==> flow/design.v <==
module positive_edge_detector(
	clk,
	in,
	out
);
input clk;
input in;
output reg out;
reg in_delay;
always @ (posedge clk)
begin
	in_delay <= in;
end
always @ (posedge clk)
begin
	out <= in & ~in_delay;
end
endmodule
module data_reg #(
        parameter APB_DW = 8
)
(
        clk,
        rst,
        i_load,
        i_data,
        o_data
);
input                           clk;
input                           rst;
input                           i_load;
input [APB_DW - 1 : 0]          i_data;
output reg [APB_DW - 1 : 0]     o_data;
always @ (posedge clk, negedge rst)
begin
        if (rst == 1'b0) begin
                o_data <= 0;
        end else
        begin
                if(i_load == 1'b1) begin
                        o_data <= i_data;
                end
        end
end
endmodule
module demux #(
        parameter RATIO = 4,
        parameter logRATIO = 2
)
( 
        i_load, 
        i_load_sel, 
        o_load
);
input                   i_load;
input   [logRATIO-1:0]  i_load_sel;
output  [RATIO-1:0]     o_load; 
genvar i;
generate 
        for (i = 0; i < RATIO; i = i + 1) begin : demux_out 
                assign o_load[i] = i_load_sel == i ? i_load : 1'b0;
        end
endgenerate
endmodule
module hwdata_mux #(
        parameter AHB_DW = 32,
        parameter APB_DW = 8,
        parameter RATIO = 4,
        parameter logRATIO = 2
)
(
        in,
        sel,
        out
);
input [AHB_DW - 1 : 0]          in;
input [logRATIO - 1 : 0]        sel;
output [APB_DW - 1 : 0]         out;
wire [APB_DW - 1 : 0] in_partial [RATIO - 1 : 0];
genvar i;
generate
        for (i = 0; i < RATIO; i = i + 1) begin : mux_inputs
                assign in_partial[i] = in [(i + 1)*APB_DW - 1 : i*APB_DW];
        end
endgenerate
assign out = in_partial[sel];
endmodule
module hrdata_reg  #(
        parameter AHB_DW = 32,
        parameter APB_DW = 8
) 
(
        clk,
        rst,
        i_PRDATA,
        i_load,
        o_HRDATA
);
localparam RATIO = AHB_DW / APB_DW;
input                   clk;
input                   rst;
input [APB_DW - 1 : 0]  i_PRDATA;
input [RATIO - 1 : 0]   i_load;
output [AHB_DW - 1 : 0] o_HRDATA;
genvar i;
generate
        for (i = 0; i < RATIO; i = i + 1) begin : regs
                data_reg #(
                        .APB_DW(APB_DW)
                )
                r_data (
                        .clk(clk),
                        .rst(rst),
                        .i_load(i_load[i]),
                        .i_data(i_PRDATA),
                        .o_data(o_HRDATA[((i+1)*APB_DW - 1): i*APB_DW])
                );
        end
endgenerate
endmodule
module fifo_memory #(
        parameter AHB_AW = 32,
        parameter AHB_DW = 32,
        parameter FIFO_SIZE = 8
)
(
        clk,
        rst_n,
        i_haddr,
        i_hwdata,
        i_hsize,
        o_haddr,
        o_hwdata,
        o_hsize,
        o_fifo_full,
        o_fifo_empty,
        i_write,
        i_read
);
localparam FIFO_WIDTH = AHB_AW + AHB_DW + 3;
localparam logSIZE = clog2(FIFO_SIZE);
input                   clk;
input                   rst_n;
input [AHB_AW - 1 : 0]  i_haddr;
input [AHB_DW - 1 : 0]  i_hwdata;
input [2 : 0]           i_hsize;
input                   i_write;
input                   i_read;
output [AHB_AW - 1 : 0] o_haddr;
output [AHB_DW - 1 : 0] o_hwdata;
output [2 : 0]          o_hsize;
output reg              o_fifo_full;
output reg              o_fifo_empty;
reg [logSIZE : 0]               r_ptr_r;                                 
reg [logSIZE : 0]               w_ptr_r;                                 
reg [AHB_AW - 1 : 0]            fifo_mem_haddr_r [FIFO_SIZE - 1 : 0];    
reg [AHB_DW - 1 : 0]            fifo_mem_hwdata_r [FIFO_SIZE - 1 : 0];   
reg [2 : 0]                     fifo_mem_hsize_r [FIFO_SIZE - 1 : 0];    
wire    fifo_we_w;               
wire    fifo_re_w;               
wire    fifo_msb_comp_w;         
wire    pointer_equal_w;         
function integer clog2 (input integer n); 
integer j; 
begin 
        if(n > 1) begin
                n = n - 1;
                for (j = 0; n > 0; j = j + 1)        
                        n = n >> 1;
                clog2 = j;
        end else
        begin
                clog2 = 1;
        end
end
endfunction
assign fifo_msb_comp_w = w_ptr_r[logSIZE] ^ r_ptr_r[logSIZE];
assign fifo_we_w = (~o_fifo_full) & i_write;
assign fifo_re_w = (~o_fifo_empty) & i_read;
assign pointer_equal_w = (w_ptr_r[logSIZE - 1 : 0] - r_ptr_r [logSIZE - 1 : 0]) ? 1'b0 : 1'b1;
always @ (*)
begin
        o_fifo_full = fifo_msb_comp_w & pointer_equal_w;
        o_fifo_empty = (~fifo_msb_comp_w) & pointer_equal_w;
end 
always @ (posedge clk)
begin
        if(fifo_we_w) begin
                fifo_mem_haddr_r[w_ptr_r[logSIZE - 1 : 0]] <= i_haddr;
                fifo_mem_hwdata_r[w_ptr_r[logSIZE - 1 : 0]] <= i_hwdata;
                fifo_mem_hsize_r[w_ptr_r[logSIZE - 1 : 0]] <= i_hsize;
        end
end
assign o_haddr = fifo_mem_haddr_r[r_ptr_r[logSIZE - 1 : 0]];
assign o_hwdata = fifo_mem_hwdata_r[r_ptr_r[logSIZE - 1 : 0]];
assign o_hsize = fifo_mem_hsize_r[r_ptr_r[logSIZE - 1 : 0]];
always @ (posedge clk, negedge rst_n)
begin
        if (rst_n == 1'b0) begin
                r_ptr_r <= 0;
        end else
        begin
                if(fifo_re_w) begin
                        r_ptr_r <= r_ptr_r + 1'b1;
                end
        end
end
always @ (posedge clk, negedge rst_n)
begin
        if (rst_n == 1'b0) begin
                w_ptr_r <= 0;
        end else
        begin
                if(fifo_we_w) begin
                        w_ptr_r <= w_ptr_r + 1'b1;
                end
        end
end
endmodule
module internal_logic #(
        parameter AHB_AW = 32,
        parameter AHB_DW = 32
)
(
        hclk,
        rst_n,
        i_haddr_read,
        i_haddr_write,
        i_hsize_read,
        i_hsize_write,
        i_hready,
        o_haddr,
        o_hsize,
        i_fifo_empty,
        i_read_transfer,
        o_start_transfer
);
input hclk;
input rst_n;
input [AHB_AW - 1 : 0]  i_haddr_read;
input [AHB_AW - 1 : 0]  i_haddr_write;
input [2:0]             i_hsize_read;
input [2:0]             i_hsize_write;
input                   i_hready;
output [AHB_AW - 1 : 0] o_haddr;
output [2:0]            o_hsize;
input                   i_fifo_empty;
input                   i_read_transfer;
output                  o_start_transfer;
wire                    w_start_read_transfer;
wire                    w_start_write_transfer;
wire                    w_fifo_not_empty_detector;
wire                    w_start_read_transfer_detector;
wire                    w_start_write_transfer_detector;
reg                     r_hready_delay;
assign o_haddr = i_fifo_empty ? i_haddr_read : i_haddr_write;
assign o_hsize = i_fifo_empty ? i_hsize_read : i_hsize_write;
assign w_start_read_transfer = i_read_transfer & i_fifo_empty;
assign w_start_write_transfer = (r_hready_delay & (~i_fifo_empty)) | w_fifo_not_empty_detector;
always @ (posedge hclk)
begin
        r_hready_delay <= i_hready;
end
assign o_start_transfer = w_start_read_transfer_detector | w_start_write_transfer_detector;  
positive_edge_detector START_READ_TRANSFER(
        .clk(hclk),
        .in(w_start_read_transfer),
        .out(w_start_read_transfer_detector)
);
positive_edge_detector START_WRITE_TRANSFER(
        .clk(hclk),
        .in(w_start_write_transfer),
        .out(w_start_write_transfer_detector)
);
positive_edge_detector FIFO_NOT_EMPTY_DETECTOR(
        .clk(hclk),
        .in(~i_fifo_empty),
        .out(w_fifo_not_empty_detector)
);
endmodule
module ahb
#(
	parameter AHB_AW = 32,
	parameter AHB_DW = 32,
        parameter APB_DW = 8
)
(
	HCLK,				 
	HRESETn,			 
	i_HADDR,			 
	o_HADDR,			 
	i_HWRITE,			 
	i_HSIZE,			 
	o_HSIZE,			 
	o_HREADY,			 
	i_HREADY,			 
	i_HSEL,			         
	o_start_read_transfer, 	         
        o_start_write_transfer,          
        i_fifo_full,                     
        i_fifo_empty,                    
	i_HRESP,			 
	o_HRESP,			 
	i_HRDATA,		         
	o_HRDATA			 
);
input                   HCLK;
input                   HRESETn;
input [(AHB_AW-1):0]    i_HADDR;
input [2:0]             i_HSIZE;
input                   i_HWRITE;
input                   i_HREADY;
input                   i_HSEL;
input [(AHB_DW-1):0]    i_HRDATA;
input                   i_HRESP;
input                   i_fifo_full;
input                   i_fifo_empty;
output reg [(AHB_AW-1):0] o_HADDR;
output reg [2:0] o_HSIZE;
output reg o_start_read_transfer;
output reg o_start_write_transfer;
output reg o_HREADY;
output reg[(AHB_DW-1):0] o_HRDATA;
output o_HRESP;
localparam [1:0]
AHB_IDLE = 2'b00,
AHB_READ = 2'b01,
AHB_WRITE = 2'b10;
reg [1:0] r_current_state;
reg [1:0] r_next_state;
always @ (posedge HCLK, negedge HRESETn)
begin
	if(HRESETn == 0) begin
		r_current_state <= AHB_IDLE;
	end else
	begin
		r_current_state <= r_next_state;
	end
end
always @ (*)
begin
	r_next_state = r_current_state;
	case(r_current_state)
		AHB_IDLE: begin
			if (i_HSEL == 1'b1) begin 
				if (i_HWRITE == 1'b1) begin
                                        r_next_state = AHB_WRITE;
                                end else
                                begin
                                        r_next_state = AHB_READ;
                                end
			end
                end
		AHB_READ: begin
			if(i_HREADY == 1'b1 && i_fifo_empty == 1'b1) begin
                                if (i_HSEL == 1'b1) begin
                                        if (i_HWRITE == 1'b1) begin
                                                r_next_state = AHB_WRITE;
                                        end
                                end else
                                begin
                                        r_next_state = AHB_IDLE;
                                end
			end
		end
                AHB_WRITE: begin
                        if (i_fifo_full == 1'b0) begin
                                if (i_HSEL == 1'b0) begin
                                        r_next_state = AHB_IDLE;
                                end else
                                begin
                                        if (i_HWRITE == 1'b0) begin
                                                r_next_state = AHB_READ;
                                        end
                                end
                        end
                end
		default: begin
			r_next_state = AHB_IDLE;
		end
	endcase
end
always @ (*)
begin
	case(r_current_state)
		AHB_IDLE: begin
			o_start_read_transfer = 1'b0;
			o_HREADY = 1'b1;
                        o_start_write_transfer = 1'b0;
		end
		AHB_READ: begin
			o_HREADY = 1'b0;
			o_start_read_transfer = 1'b1;
                        o_start_write_transfer = 1'b0;
		end
                AHB_WRITE: begin
                        o_start_read_transfer = 1'b0;
                        o_start_write_transfer = 1'b1;
                        if (i_fifo_full == 1'b1) begin
                                o_HREADY = 1'b0;
                        end else
                        begin
                                o_HREADY = 1'b1;
                        end
                end
		default: begin
			o_start_read_transfer = 1'b0;
			o_HREADY = 1'b1;
                        o_start_write_transfer = 1'b0;
		end
	endcase
end
always @ (posedge HCLK, negedge HRESETn)
begin
        if(HRESETn == 1'b0) begin
		o_HADDR <= 0;
		o_HSIZE <= 0;
	end else
	begin
                if (o_HREADY == 1'b1 && i_HSEL == 1'b1) begin
                        o_HADDR <= i_HADDR;
			o_HSIZE <= i_HSIZE;
                end
	end
end
assign o_HRESP = i_HRESP;
always @ (*)
begin
        if(o_HSIZE < APB_DW) begin
                case(APB_DW)
			16: begin
                                if (o_HADDR[0] == 1'b1) begin
                                        o_HRDATA = {i_HRDATA[7:0],i_HRDATA[AHB_DW - 1 : 8]};
                                end else
                                begin
                                        o_HRDATA = i_HRDATA;
                                end
                        end
                        32: begin
                                case (o_HADDR[1:0])
                                        2'b00: begin
                                                o_HRDATA = i_HRDATA;
                                        end
                                        2'b01: begin
                                                o_HRDATA = {i_HRDATA[7:0],i_HRDATA[AHB_DW - 1 : 8]};
                                        end
                                        2'b10: begin
                                                o_HRDATA = {i_HRDATA[15:0],i_HRDATA[AHB_DW - 1 : 16]};
                                        end
                                        2'b11: begin
                                                o_HRDATA = {i_HRDATA[23:0],i_HRDATA[AHB_DW - 1 : 24]};
                                        end
                                        default: begin
                                                o_HRDATA = i_HADDR;
                                        end
                                endcase
                        end
                        default: begin
                                o_HRDATA = i_HRDATA;
                        end
                endcase
        end else
        begin
                o_HRDATA = i_HRDATA;
        end
end
endmodule
module apb
#(
        parameter AHB_AW = 32,
        parameter APB_AW = 32,
        parameter AHB_DW = 32,
        parameter APB_DW = 8
)
(
        PCLK,                    
        PRESETn,                 
        i_HADDR,                 
        i_HSIZE,                 
        i_HWDATA,                
        o_HRESP,                 
        o_HREADY,                
        i_start_transfer,        
        o_load,                  
        i_fifo_empty,            
        o_PADDR,                 
        o_PSEL,                  
        o_PENABLE,               
        o_PWRITE,                
        o_PWDATA,                
        i_PREADY,                
        i_PSLVERR                
);
localparam APB_DW_B = APB_DW / 8;        
localparam RATIO = AHB_DW / APB_DW;      
localparam logRATIO = clog2(RATIO);       
input [(AHB_AW-1):0]    i_HADDR;
input [2:0]             i_HSIZE;
input [AHB_DW - 1 : 0]  i_HWDATA;
input                   i_start_transfer;
output [RATIO - 1 : 0]  o_load;
input                   i_fifo_empty;
output o_HREADY;
output o_HRESP;
input PCLK;
input PRESETn;
input i_PREADY;
input i_PSLVERR;
output reg[(APB_AW-1):0] o_PADDR;
output reg o_PWRITE;
output reg o_PSEL;
output reg o_PENABLE;
output [(APB_DW - 1) : 0] o_PWDATA;
reg [7:0] r_cnt;
reg [7:0] r_hsize_byte_decoded;
reg [(logRATIO - 1):0] r_load_sel;
reg hready;
localparam [1:0]
APB_IDLE = 2'b00,
APB_SETUP = 2'b01,
APB_ACCESS = 2'b10;
reg [1:0] r_current_state;
reg [1:0] r_next_state;
function integer clog2 (input integer n); 
integer j; 
begin 
        if(n > 1) begin
                n = n - 1;
                for (j = 0; n > 0; j = j + 1)        
                        n = n >> 1;
                clog2 = j;
        end else
        begin
                clog2 = 1;
        end
end
endfunction
always @ (posedge PCLK, negedge PRESETn)
begin
        if(PRESETn == 0) begin
                r_current_state <= APB_IDLE;
        end else
        begin
                r_current_state <= r_next_state;
        end
end
always @ (*)
begin
        r_next_state = r_current_state;
        case(r_current_state)
                APB_IDLE: begin
                        if(i_start_transfer == 1'b1) begin
                                r_next_state = APB_SETUP;
                        end
                end
                APB_SETUP: begin
                        r_next_state = APB_ACCESS;
                end
                APB_ACCESS: begin
                        if(i_PREADY == 1'b1) begin
                                if(r_cnt == 0) begin
                                        r_next_state = APB_IDLE;
                                end else
                                begin
                                        r_next_state = APB_SETUP;
                                end
                        end
                end
                default: begin
                r_next_state = APB_IDLE;
                end
        endcase
end
always @ (*)
begin
        case(r_current_state)
                APB_IDLE: begin
                        hready = 1'b1;
                        o_PSEL = 1'b0;
                        o_PENABLE = 1'b0;
                end
                APB_SETUP: begin
                        hready = 1'b0;
                        o_PSEL = 1'b1;
                        o_PENABLE = 1'b0;
                end
                APB_ACCESS: begin
                        hready = 1'b0;
                        o_PSEL = 1'b1;
                        o_PENABLE = 1'b1;
                end
                default: begin
                        hready = 1'b1;
                        o_PSEL = 1'b0;
                        o_PENABLE = 1'b0;
                end
        endcase
end
always @ (*)
begin
        case(i_HSIZE)
                3'b000: begin
                        r_hsize_byte_decoded = 1;
                end
                3'b001: begin
                        r_hsize_byte_decoded = 2;
                end
                3'b010: begin
                        r_hsize_byte_decoded = 4;
                end
                3'b011: begin
                        r_hsize_byte_decoded = 8;
                end
                3'b100: begin
                        r_hsize_byte_decoded = 16;
                end
                3'b101: begin
                        r_hsize_byte_decoded = 32;
                end
                3'b110: begin
                        r_hsize_byte_decoded = 64;
                end
                3'b111: begin
                        r_hsize_byte_decoded = 128;
                end
                default: begin
                        r_hsize_byte_decoded = 4;
                end
        endcase
end
always @ (posedge PCLK, negedge PRESETn)
begin
        if(PRESETn == 1'b0) begin
                r_cnt <= 0;
                r_load_sel <= 0;
        end else
        begin
                case(r_current_state) 
                        APB_IDLE: begin
                                r_load_sel <= 0;
                                if(r_hsize_byte_decoded > APB_DW_B) begin
                                        r_cnt <= r_hsize_byte_decoded;
                                end else
                                begin
                                        r_cnt <= APB_DW_B;
                                end
                        end
                        APB_SETUP: begin
                                r_cnt <= r_cnt - APB_DW_B;
                        end
                        APB_ACCESS: begin
                                if (i_PREADY == 1'b1 && r_cnt > 0) begin
                                        r_load_sel <= r_load_sel + 1'b1;
                                end
                        end
                endcase
        end
end
always @ (posedge PCLK)
begin
        if (i_fifo_empty == 1'b1) begin
                o_PWRITE <= 1'b0;
        end else
        begin
                o_PWRITE <= 1'b1;
        end
end
always @ (posedge PCLK, negedge PRESETn)
begin
        if(PRESETn == 1'b0) begin
                o_PADDR <= 0;
        end else
        begin
                case(r_current_state)
                        APB_IDLE: begin
                                o_PADDR <= i_HADDR;  
                                case (APB_DW_B)
                                        2: begin
                                                o_PADDR [0] <= 1'b0;
                                        end
                                        4: begin
                                                o_PADDR [1:0] <= 2'b0;
                                        end
                                endcase
                        end
                        APB_ACCESS: begin
                                if (i_PREADY == 1'b1) begin
                                        o_PADDR <= o_PADDR + APB_DW_B;
                                end
                        end
                endcase
        end
end
assign o_HRESP = i_PSLVERR;
generate
        if(RATIO > 1) begin
                hwdata_mux #(
                        .AHB_DW(AHB_DW),
                        .APB_DW(APB_DW),
                        .RATIO(RATIO),
                        .logRATIO(logRATIO)
                )
                HWDATA_MUX(
                        .in(i_HWDATA),
                        .sel(r_load_sel),
                        .out(o_PWDATA)
                );
        end else
        begin
                assign o_PWDATA = i_HWDATA;
        end
endgenerate
demux #(
        .RATIO(RATIO),
        .logRATIO(logRATIO)
)
load_demux(
        .i_load(i_PREADY),
        .i_load_sel(r_load_sel),
        .o_load(o_load)
);
positive_edge_detector hready_detector(
        .clk(PCLK),
        .in(hready),
        .out(o_HREADY)
);
endmodule
module ahb_to_apb_bridge
#(
        parameter AHB_AW = 32,
        parameter APB_AW = 32,
        parameter AHB_DW = 32,
        parameter APB_DW = 8,
        parameter FIFO_SIZE = 8
)
(
        HCLK,        
        HRESETn,     
        HADDR,       
        HSIZE,       
        HWDATA,      
        HWRITE,      
        HRDATA,      
        HREADY,      
        HRESP,       
        HSELAPB,     
        PADDR,       
        PSEL,        
        PENABLE,     
        PWRITE,      
        PWDATA,      
        PRDATA,      
        PREADY,      
        PSLVERR      
);
localparam RATIO = AHB_DW / APB_DW;
input                   HCLK;
input                   HRESETn;
input [(AHB_AW-1):0]    HADDR;
input [2:0]             HSIZE;
input [(AHB_DW-1):0]    HWDATA;
input                   HWRITE;
input                   HSELAPB;
output [(AHB_DW-1):0]   HRDATA;
output                  HREADY;
output                  HRESP;
input [(APB_DW-1):0]    PRDATA;
input                   PREADY;
input                   PSLVERR;
output [(APB_AW-1):0]   PADDR;
output                  PSEL;
output                  PENABLE;
output                  PWRITE;
output [(APB_DW-1):0]   PWDATA;
wire                    w_hwrite_ahb_to_apb;
wire [AHB_DW - 1 : 0]   w_hrdata_apb_to_ahb;
wire [AHB_AW - 1 : 0]   w_haddr;
wire [2:0]              w_hsize;
wire                    w_hready;
wire                    w_fifo_empty;
wire                    w_fifo_full;
wire [AHB_DW - 1 : 0]   w_hrdata_hrdata_r_to_ahb;
wire                    w_hresp_apb_to_ahb;
wire                    w_read_transfer_ahb_to_internal_logic;
wire                    w_write_transfer_ahb_to_fifo;
wire [AHB_AW - 1 : 0]   w_haddr_fifo_to_internal_logic;
wire [AHB_DW - 1 : 0]   w_hwdata_fifo_to_apb;
wire [2:0]              w_hsize_fifo_to_internal_logic;
wire [AHB_AW - 1 : 0]   w_haddr_internal_logic_to_apb;
wire [2:0]              w_hsize_internal_logic_to_apb;
wire                    w_start_transfer_internal_logic_to_apb;
wire [RATIO - 1 : 0]    w_load_apb_to_hrdata_r;
ahb #(
        .AHB_AW(AHB_AW),
        .AHB_DW(AHB_DW),
        .APB_DW(APB_DW))
AHB (
        .HCLK(HCLK),
        .HRESETn(HRESETn),
        .i_HADDR(HADDR),
        .o_HADDR(w_haddr),
        .i_HSIZE(HSIZE),
        .o_HSIZE(w_hsize),
        .i_HWRITE(HWRITE),
        .i_HRDATA(w_hrdata_hrdata_r_to_ahb),
        .o_HRDATA(HRDATA),
        .i_HREADY(w_hready),
        .o_HREADY(HREADY),
        .i_HRESP(w_hresp_apb_to_ahb),
        .o_HRESP(HRESP),
        .i_HSEL(HSELAPB),
        .o_start_read_transfer(w_read_transfer_ahb_to_internal_logic),
        .o_start_write_transfer(w_write_transfer_ahb_to_fifo),
        .i_fifo_full(w_fifo_full),
        .i_fifo_empty(w_fifo_empty)
);
fifo_memory #(
        .AHB_AW(AHB_AW),
        .AHB_DW(AHB_DW),
        .FIFO_SIZE(FIFO_SIZE))
FIFO_MEMORY(
        .clk(HCLK),
        .rst_n(HRESETn),
        .i_haddr(w_haddr),
        .i_hwdata(HWDATA),
        .i_hsize(w_hsize),
        .o_haddr(w_haddr_fifo_to_internal_logic),
        .o_hwdata(w_hwdata_fifo_to_apb),
        .o_hsize(w_hsize_fifo_to_internal_logic),
        .o_fifo_full(w_fifo_full),
        .o_fifo_empty(w_fifo_empty),
        .i_write(w_write_transfer_ahb_to_fifo),
        .i_read(w_hready)
);
internal_logic #(
        .AHB_AW(AHB_AW),
        .AHB_DW(AHB_DW))
INTERNAL_LOGIC(
        .hclk(HCLK),
        .rst_n(HRESETn),
        .i_haddr_read(w_haddr),
        .i_haddr_write(w_haddr_fifo_to_internal_logic),
        .i_hsize_read(w_hsize),
        .i_hsize_write(w_hsize_fifo_to_internal_logic),
        .i_hready(w_hready),
        .o_haddr(w_haddr_internal_logic_to_apb),
        .o_hsize(w_hsize_internal_logic_to_apb),
        .i_fifo_empty(w_fifo_empty),
        .i_read_transfer(w_read_transfer_ahb_to_internal_logic),
        .o_start_transfer(w_start_transfer_internal_logic_to_apb)
); 
hrdata_reg #(
        .AHB_DW(AHB_DW),
        .APB_DW(APB_DW))
HRDATA_REG (
        .clk(HCLK),
        .rst(HRESETn),
        .i_PRDATA(PRDATA),
        .i_load(w_load_apb_to_hrdata_r),
        .o_HRDATA(w_hrdata_hrdata_r_to_ahb)
);
apb #(
        .AHB_AW(AHB_AW),
        .APB_AW(APB_AW),
        .AHB_DW(AHB_DW),
        .APB_DW(APB_DW))
APB (
        .PCLK(HCLK),                         
        .PRESETn(HRESETn),                   
        .i_HADDR(w_haddr_internal_logic_to_apb),             
        .i_HSIZE(w_hsize_internal_logic_to_apb),            
        .i_HWDATA(w_hwdata_fifo_to_apb),          
        .o_HRESP(w_hresp_apb_to_ahb),            
        .o_HREADY(w_hready),          
        .i_start_transfer(w_start_transfer_internal_logic_to_apb),    
        .i_fifo_empty(w_fifo_empty),
        .o_PADDR(PADDR),                       
        .o_PENABLE(PENABLE),                   
        .o_PSEL(PSEL),                         
        .i_PREADY(PREADY),                     
        .o_PWRITE(PWRITE),                     
        .i_PSLVERR(PSLVERR),                   
        .o_PWDATA(PWDATA),                     
        .o_load(w_load_apb_to_hrdata_r)
);
endmodule
Subject: tool reports on ahb_to_apb_bridge

Hi,

== Tool chain data of ahb_to_apb_bridge ==
Tool output for the design above before and after an edit, in the order of the flow.
"before" refers to lines of the RTL above, "after" to lines of the edited file.
"change" is "after" less "before", of the values as shown.
Operators carry their Yosys type and port widths (W data, S select, Z words).
A cell with - has no value.

* Top module: ahb_to_apb_bridge
* Clock port: HCLK
* Cell library: sky130hd
* Corner: tt_025C_1v80

== The edit ==
Unified diff, file above to edited file.
The edited RTL no longer does the same as the RTL above: the edit was made by script, with no optimisation intended.

<pre>
@@ -732,5 +732,5 @@
         parameter AHB_DW = 32,
         parameter APB_DW = 8,
-        parameter FIFO_SIZE = 8
+        parameter FIFO_SIZE = 16
 )
 (
</pre>

== After elaboration ==
Yosys after proc, flatten, opt, wreduce and memory -nomap, before mapping. Memory bits, and registers merged into a memory's read port (data or address), are not among the register bits. Print and check cells are not counted. Equal cells are merged and count once.
Yosys's memory passes give these memory sizes; they may raise the number of words (mostly to a power of two), join words into wider ones and drop unused or constant bits.

{| class="wikitable"
|+ Storage and ports
! element !! before !! after !! change
|-
| register bits || 131 || 133 || +2
|-
| bits in writable memories || 536 || 1,072 || +536
|-
| memory bits (read-only) || 64 || 64 || 0
|-
| memory cells || 4 || 4 || 0
|-
| input port bits || 81 || 81 || 0
|}

{| class="wikitable"
|+ Memories
! element !! before !! after
|-
| words x width with read and write ports || FIFO_MEMORY.fifo_mem_haddr_r 8 x 32 bit 1R1W; FIFO_MEMORY.fifo_mem_hwdata_r 8 x 32 bit 1R1W; 8 x 8 bit 1R0W; FIFO_MEMORY.fifo_mem_hsize_r 8 x 3 bit 1R1W || FIFO_MEMORY.fifo_mem_haddr_r 16 x 32 bit 1R1W; FIFO_MEMORY.fifo_mem_hwdata_r 16 x 32 bit 1R1W; 8 x 8 bit 1R0W; FIFO_MEMORY.fifo_mem_hsize_r 16 x 3 bit 1R1W
|}

{| class="wikitable"
|+ Operators by class
! element !! before !! after !! change
|-
| $add $sub $neg || 6 || 6 || 0
|-
| $lt $le $gt $ge || 2 || 2 || 0
|-
| equality and inequality tests || 15 || 15 || 0
|-
| multiplexer cells || 40 || 40 || 0
|-
| bitwise gates (word level) || 20 || 20 || 0
|-
| reduce/logical cells || 15 || 15 || 0
|}

{| class="wikitable"
|+ Operator list
! cell !! before !! after !! change
|-
| $add A4 B1 Y4 const B || 2 || 0 || -2
|-
| $add A5 B1 Y5 const B || 0 || 2 || +2
|-
| $mux W3 || 3 || 2 || -1
|-
| $reduce_bool A3 Y1 || 1 || 0 || -1
|-
| $sub A3 B3 Y3 || 1 || 0 || -1
|-
| $mux W4 || 0 || 1 || +1
|-
| $reduce_bool A4 Y1 || 0 || 1 || +1
|-
| $sub A4 B4 Y4 || 0 || 1 || +1
|}

Operator kinds equal on both sides are left out: 30.

== Logic depth ==
Depth = most cells in a row (Yosys ltp): at word level without a register or memory, in the mapped netlist without a sequential cell, where the memories' decode and read muxes count.

{| class="wikitable"
|+ Depth
! element !! before !! after !! change
|-
| word-level depth || 8 || 8 || 0
|-
| ABC_AREA || 0 || 0 || -
|-
| depth in mapped cells || 13 || 15 || +2
|-
| mapped depth without buffers || 9 || 9 || 0
|}

== After synthesis ==
Source: synth_stat.txt of the flow (Yosys; design flattened, memories mapped). It holds for the ABC_AREA given above (unset counts as 0); a run with the other value may have another netlist.

{| class="wikitable"
|+ Cell types
! cell !! before !! after !! change
|-
| sky130_fd_sc_hd__edfxtp_1 || 536 || 1,072 || +536
|-
| sky130_fd_sc_hd__mux4_2 || 134 || 332 || +198
|-
| sky130_fd_sc_hd__clkbuf_1 || 27 || 57 || +30
|-
| sky130_fd_sc_hd__o211ai_1 || 30 || 1 || -29
|-
| sky130_fd_sc_hd__a22oi_1 || 27 || 3 || -24
|-
| sky130_fd_sc_hd__nor2_1 || 24 || 48 || +24
|-
| sky130_fd_sc_hd__o21ai_0 || 5 || 28 || +23
|-
| sky130_fd_sc_hd__mux2_4 || 31 || 10 || -21
|-
| sky130_fd_sc_hd__a21oi_1 || 36 || 16 || -20
|-
| sky130_fd_sc_hd__nand3_1 || 41 || 27 || -14
|-
| sky130_fd_sc_hd__mux2_2 || 63 || 50 || -13
|-
| sky130_fd_sc_hd__xor2_1 || 21 || 8 || -13
|-
| sky130_fd_sc_hd__nor3_1 || 6 || 16 || +10
|-
| sky130_fd_sc_hd__a221oi_1 || 1 || 10 || +9
|-
| sky130_fd_sc_hd__mux2_1 || 1 || 10 || +9
|-
| sky130_fd_sc_hd__buf_2 || 20 || 28 || +8
|-
| sky130_fd_sc_hd__nand2_1 || 100 || 93 || -7
|-
| sky130_fd_sc_hd__buf_1 || 13 || 6 || -7
|}

Cell types equal on both sides are left out: 13.
The list need not be complete.

{| class="wikitable"
|+ Synthesis totals
! element !! before !! after !! change
|-
| mapped cells || 1,418 || 2,165 || +747
|-
| cell area after synthesis (um^2) || 26,780.7 || 47,113.9 || +20,333.2
|-
| area of sequential cells (um^2) || 19,356.1 || 35,501.5 || +16,145.4
|-
| flip-flops || 668 || 1,206 || +538
|-
| buffer cells || 76 || 111 || +35
|}

The figures by module come from a second, unflattened synthesis with its own total; it is not the netlist above.

{| class="wikitable"
|+ Unflattened totals
! element !! before !! after !! change
|-
| cell total of the unflattened synthesis || 1,426 || 2,178 || +752
|-
| area total of the unflattened synthesis (um^2) || 27,734.1 || 48,203.7 || +20,469.6
|}

Rows give one instance, submodules left out.

{| class="wikitable"
|+ By module, before
! module !! times used !! cells !! area (um^2)
|-
| fifo_memory || 1 || 834 || 20,638.5
|-
| apb || 1 || 331 || 2,886.5
|-
| ahb || 1 || 123 || 1,824.2
|-
| data_reg #(APB_DW=8) || 4 || 17 || 331.6
|-
| internal_logic || 1 || 44 || 609.3
|-
| positive_edge_detector || 4 || 3 || 53.8
|-
| hwdata_mux || 1 || 10 || 196.4
|-
| demux || 1 || 4 || 37.5
|-
| hrdata_reg || 1 || 0 || 0.0
|-
| ahb_to_apb_bridge || 1 || 0 || 0.0
|}

{| class="wikitable"
|+ By module, after
! module !! times used !! cells !! area (um^2)
|-
| fifo_memory || 1 || 1,567 || 40,986.8
|-
| apb || 1 || 350 || 3,007.9
|-
| ahb || 1 || 123 || 1,824.2
|-
| data_reg #(APB_DW=8) || 4 || 17 || 331.6
|-
| internal_logic || 1 || 44 || 609.3
|-
| positive_edge_detector || 4 || 3 || 53.8
|-
| hwdata_mux || 1 || 10 || 196.4
|-
| demux || 1 || 4 || 37.5
|-
| hrdata_reg || 1 || 0 || 0.0
|-
| ahb_to_apb_bridge || 1 || 0 || 0.0
|}

== Path before layout ==
OpenSTA on the mapped netlist: ideal clock, no wires. The path of least setup slack (recovery checks aside). Input and output delay are each 20% of the period. Register names are those of the netlist, which keeps one name where synthesis merged equal registers.

{| class="wikitable"
|+ Path after synthesis
! element !! before !! after !! change
|-
| path kind || reg-to-reg || reg-to-reg || -
|-
| start || register FIFO_MEMORY.r_ptr_r[1] || register FIFO_MEMORY.r_ptr_r[1] || -
|-
| end || memory FIFO_MEMORY.fifo_mem_haddr_r[0][0] || memory FIFO_MEMORY.fifo_mem_haddr_r[3][0] || -
|-
| clock period (ns) || 6.0 || 6.0 || 0.0
|-
| arrival time (ns) || 6.537 || 7.592 || +1.055
|-
| required time (ns) || 5.426 || 5.426 || 0.000
|-
| path slack (ns) || -1.112 || -2.166 || -1.054
|-
| path delay (ns) || 7.111 || 8.166 || +1.055
|-
| stages on the path || 10 || 14 || +4
|-
| path buffers || 2 || 5 || +3
|-
| synthesis period reached (ns) || 7.112 || 8.166 || +1.054
|}

"path delay" is the arrival time less input delay plus setup time.
"stages on the path": output pins that drive a net of the path, with the launching flip-flop's if there is one; two outputs of one cell count as two.
"synthesis period reached" = period - worst setup slack (recovery checks aside). The figure is calculated, with input and output delays left at 20% of the set period.
Between the ends stands the longest chain of elaborated cells between them, by number of cells; it is not shown to be the way that was timed. Of several equally long chains one is given.
A line is the first line of the expression or statement that the cell stems from. Yosys adds cells for indexed reads and writes and turns some case tables into memories.
before: Only ways into the end's enable, where the timed path ends, are counted here.

On the way, after synthesis, before:
* Path through: sky130_fd_sc_hd__dfrtp_1 > sky130_fd_sc_hd__buf_2 > sky130_fd_sc_hd__clkinv_1 > sky130_fd_sc_hd__clkbuf_1 > sky130_fd_sc_hd__ha_1 > sky130_fd_sc_hd__nor2b_1 > sky130_fd_sc_hd__xnor2_2 > sky130_fd_sc_hd__o31a_1 > sky130_fd_sc_hd__nand2_1 > sky130_fd_sc_hd__nor3_1
* Length of the longest elaborated chain: 7
* Elaborated cells on any way between the ends: 8
* Classes of those cells: add/sub (1); mux (3); logic (3); reduce/logical (1)

{| class="wikitable"
|+ Ends and longest elaborated chain, after synthesis, before
! element !! RTL line !! RTL
|-
| start, declared || 154 || <nowiki>reg [logSIZE : 0]               r_ptr_r;</nowiki>
|-
| start, assigned || 200 || <nowiki>r_ptr_r <= 0;</nowiki>
|-
| start, assigned || 204 || <nowiki>r_ptr_r <= r_ptr_r + 1'b1;</nowiki>
|-
| $sub A3 B3 Y3 || 180 || <nowiki>assign pointer_equal_w = (w_ptr_r[logSIZE - 1 : 0] - r_ptr_r [logSIZE - 1 : 0]) ? 1'b0 : 1'b1;</nowiki>
|-
| $reduce_bool A3 Y1 || 180 ||
|-
| $mux W1 || 180 ||
|-
| $and A1 B1 Y1 || 183 || <nowiki>o_fifo_full = fifo_msb_comp_w & pointer_equal_w;</nowiki>
|-
| $not A1 Y1 || 178 || <nowiki>assign fifo_we_w = (~o_fifo_full) & i_write;</nowiki>
|-
| $and A1 B1 Y1 || 178 ||
|-
| $mux W3 || 188 || <nowiki>if(fifo_we_w) begin</nowiki>
|-
| end, declared || 156 || <nowiki>reg [AHB_AW - 1 : 0]            fifo_mem_haddr_r [FIFO_SIZE - 1 : 0];</nowiki>
|}

after: Only ways into the end's enable, where the timed path ends, are counted here.

On the way, after synthesis, after:
* Path through: sky130_fd_sc_hd__dfrtp_1 > sky130_fd_sc_hd__buf_2 > sky130_fd_sc_hd__buf_2 > sky130_fd_sc_hd__buf_1 > sky130_fd_sc_hd__clkbuf_1 > sky130_fd_sc_hd__inv_1 > sky130_fd_sc_hd__ha_1 > sky130_fd_sc_hd__and3b_1 > sky130_fd_sc_hd__o21ai_0 > sky130_fd_sc_hd__a2111oi_2 > sky130_fd_sc_hd__nor2b_1 > sky130_fd_sc_hd__clkbuf_1 > sky130_fd_sc_hd__nand2_1 > sky130_fd_sc_hd__nor3_1
* Length of the longest elaborated chain: 7
* Elaborated cells on any way between the ends: 8
* Classes of those cells: add/sub (1); mux (3); logic (3); reduce/logical (1)

{| class="wikitable"
|+ Ends and longest elaborated chain, after synthesis, after
! element !! RTL line !! RTL
|-
| start, declared || 154 || <nowiki>reg [logSIZE : 0]               r_ptr_r;</nowiki>
|-
| start, assigned || 200 || <nowiki>r_ptr_r <= 0;</nowiki>
|-
| start, assigned || 204 || <nowiki>r_ptr_r <= r_ptr_r + 1'b1;</nowiki>
|-
| $sub A4 B4 Y4 || 180 || <nowiki>assign pointer_equal_w = (w_ptr_r[logSIZE - 1 : 0] - r_ptr_r [logSIZE - 1 : 0]) ? 1'b0 : 1'b1;</nowiki>
|-
| $reduce_bool A4 Y1 || 180 ||
|-
| $mux W1 || 180 ||
|-
| $and A1 B1 Y1 || 183 || <nowiki>o_fifo_full = fifo_msb_comp_w & pointer_equal_w;</nowiki>
|-
| $not A1 Y1 || 178 || <nowiki>assign fifo_we_w = (~o_fifo_full) & i_write;</nowiki>
|-
| $and A1 B1 Y1 || 178 ||
|-
| $mux W4 || 188 || <nowiki>if(fifo_we_w) begin</nowiki>
|-
| end, declared || 156 || <nowiki>reg [AHB_AW - 1 : 0]            fifo_mem_haddr_r [FIFO_SIZE - 1 : 0];</nowiki>
|}

== Timing after layout ==
Path of least setup slack in the final report of each run of pair A (OpenROAD, finished layout, wires in). Where an end is a register, its clock arrival counts in the times.

{| class="wikitable"
|+ Path post-layout
! element !! before !! after !! change
|-
| path kind || reg-to-output || reg-to-output || -
|-
| start || register FIFO_MEMORY.r_ptr_r[0] || register FIFO_MEMORY.r_ptr_r[0] || -
|-
| end || output port PWDATA[5] || output port PWDATA[1] || -
|-
| clock period (ns) || 6.0 || 6.0 || 0.0
|-
| output delay (ns) || 1.20 || 1.20 || 0.00
|-
| arrival time (ns) || 4.01 || 4.41 || +0.40
|-
| required time (ns) || 4.80 || 4.80 || 0.00
|-
| path slack (ns) || 0.79 || 0.39 || -0.40
|-
| stages on the path || 7 || 8 || +1
|-
| path buffers || 2 || 3 || +1
|}

Between the ends stands the longest chain of elaborated cells between them, by number of cells; it is not shown to be the way that was timed. Of several equally long chains one is given.
A memory read counts as a cell of the chain, while the word-level depth stops at memories.

On the way, post-layout, before:
* Path through: sky130_fd_sc_hd__dfrtp_4 > sky130_fd_sc_hd__buf_4 > sky130_fd_sc_hd__mux4_2 > sky130_fd_sc_hd__mux2_2 > sky130_fd_sc_hd__a222oi_1 > sky130_fd_sc_hd__mux2i_1 > sky130_fd_sc_hd__clkdlybuf4s50_1
* Length of the longest elaborated chain: 2
* Elaborated cells on any way between the ends: 2
* Source lines of those cells: 2
* Classes of those cells: mux (1); memory (1)

{| class="wikitable"
|+ Ends and longest elaborated chain, post-layout, before
! element !! RTL line !! RTL
|-
| start, declared || 154 || <nowiki>reg [logSIZE : 0]               r_ptr_r;</nowiki>
|-
| start, assigned || 200 || <nowiki>r_ptr_r <= 0;</nowiki>
|-
| start, assigned || 204 || <nowiki>r_ptr_r <= r_ptr_r + 1'b1;</nowiki>
|-
| $mem_v2 Z8 W32 || 157 || <nowiki>reg [AHB_DW - 1 : 0]            fifo_mem_hwdata_r [FIFO_SIZE - 1 : 0];</nowiki>
|-
| $pmux W8 S4 || 86 || <nowiki>assign out = in_partial[sel];</nowiki>
|-
| end, declared || 774 || <nowiki>output [(APB_DW-1):0]   PWDATA;</nowiki>
|}

On the way, post-layout, after:
* Path through: sky130_fd_sc_hd__dfrtp_4 > sky130_fd_sc_hd__buf_12 > sky130_fd_sc_hd__buf_4 > sky130_fd_sc_hd__mux4_2 > sky130_fd_sc_hd__mux4_2 > sky130_fd_sc_hd__a222oi_1 > sky130_fd_sc_hd__o21ai_0 > sky130_fd_sc_hd__clkdlybuf4s50_1
* Length of the longest elaborated chain: 2
* Elaborated cells on any way between the ends: 2
* Source lines of those cells: 2
* Classes of those cells: mux (1); memory (1)

{| class="wikitable"
|+ Ends and longest elaborated chain, post-layout, after
! element !! RTL line !! RTL
|-
| start, declared || 154 || <nowiki>reg [logSIZE : 0]               r_ptr_r;</nowiki>
|-
| start, assigned || 200 || <nowiki>r_ptr_r <= 0;</nowiki>
|-
| start, assigned || 204 || <nowiki>r_ptr_r <= r_ptr_r + 1'b1;</nowiki>
|-
| $mem_v2 Z16 W32 || 157 || <nowiki>reg [AHB_DW - 1 : 0]            fifo_mem_hwdata_r [FIFO_SIZE - 1 : 0];</nowiki>
|-
| $pmux W8 S4 || 86 || <nowiki>assign out = in_partial[sel];</nowiki>
|-
| end, declared || 774 || <nowiki>output [(APB_DW-1):0]   PWDATA;</nowiki>
|}

== Measured runs ==
Runs of the flow (Yosys, OpenROAD) on both versions; the two runs of a pair have the same settings. The constraints put input and output delay at 20% of the set period each and load the outputs with 0.01 pF.

Flow settings, pair A:
* CORE_UTILIZATION: 40
* period_ns: 6.0
* CAP_MARGIN: 20
* CORE_MARGIN: 2
* SLEW_MARGIN: 20

{| class="wikitable"
|+ Results, pair A
! element !! before !! after !! change
|-
| Yosys chip area after synthesis (um^2) || 26,780.7 || 47,113.9 || +20,333.2
|-
| area of the die (um^2) || 69,037.6 || 120,544.0 || +51,506.4
|-
| standard-cell area after routing (um^2) || 31,612.8 || 54,626.1 || +23,013.3
|-
| setup slack of the critical path (ns) || 0.790 || 0.389 || -0.401
|-
| setup TNS (ns) || 0.000 || 0.000 || 0.000
|-
| power consumption (W) || 0.011411 || 0.025555 || +0.014144
|-
| period reached (ns) || 5.210 || 5.611 || +0.401
|}

Flow settings, pair B:
* ABC_AREA: 1
* CELL_PAD_IN_SITES_GLOBAL_PLACEMENT: 2
* CORE_ASPECT_RATIO: 1.44
* CORE_MARGIN: 9
* CORE_UTILIZATION: 49
* CTS_CLUSTER_DIAMETER: 42
* CTS_CLUSTER_SIZE: 29
* MAX_ROUTING_LAYER: met4
* PLACE_DENSITY_LB_ADDON: 0.26
* period_ns: 6.94
* CAP_MARGIN: 20
* SLEW_MARGIN: 20

{| class="wikitable"
|+ Results, pair B
! element !! before !! after !! change
|-
| Yosys chip area after synthesis (um^2) || 28,104.5 || 49,221.0 || +21,116.5
|-
| area of the die (um^2) || 66,445.2 || 112,373.0 || +45,927.8
|-
| standard-cell area after routing (um^2) || 32,381.1 || 56,221.4 || +23,840.3
|-
| setup slack of the critical path (ns) || 1.674 || 1.171 || -0.503
|-
| setup TNS (ns) || 0.000 || 0.000 || 0.000
|-
| power consumption (W) || 0.013829 || 0.024002 || +0.010173
|-
| period reached (ns) || 5.266 || 5.769 || +0.503
|}

"period reached" = clock period - worst setup slack. The figure is calculated, with input and output delays left at 20% of the set period.
"power consumption" is the tool's figure for a default switching activity; nothing was simulated.

Regards
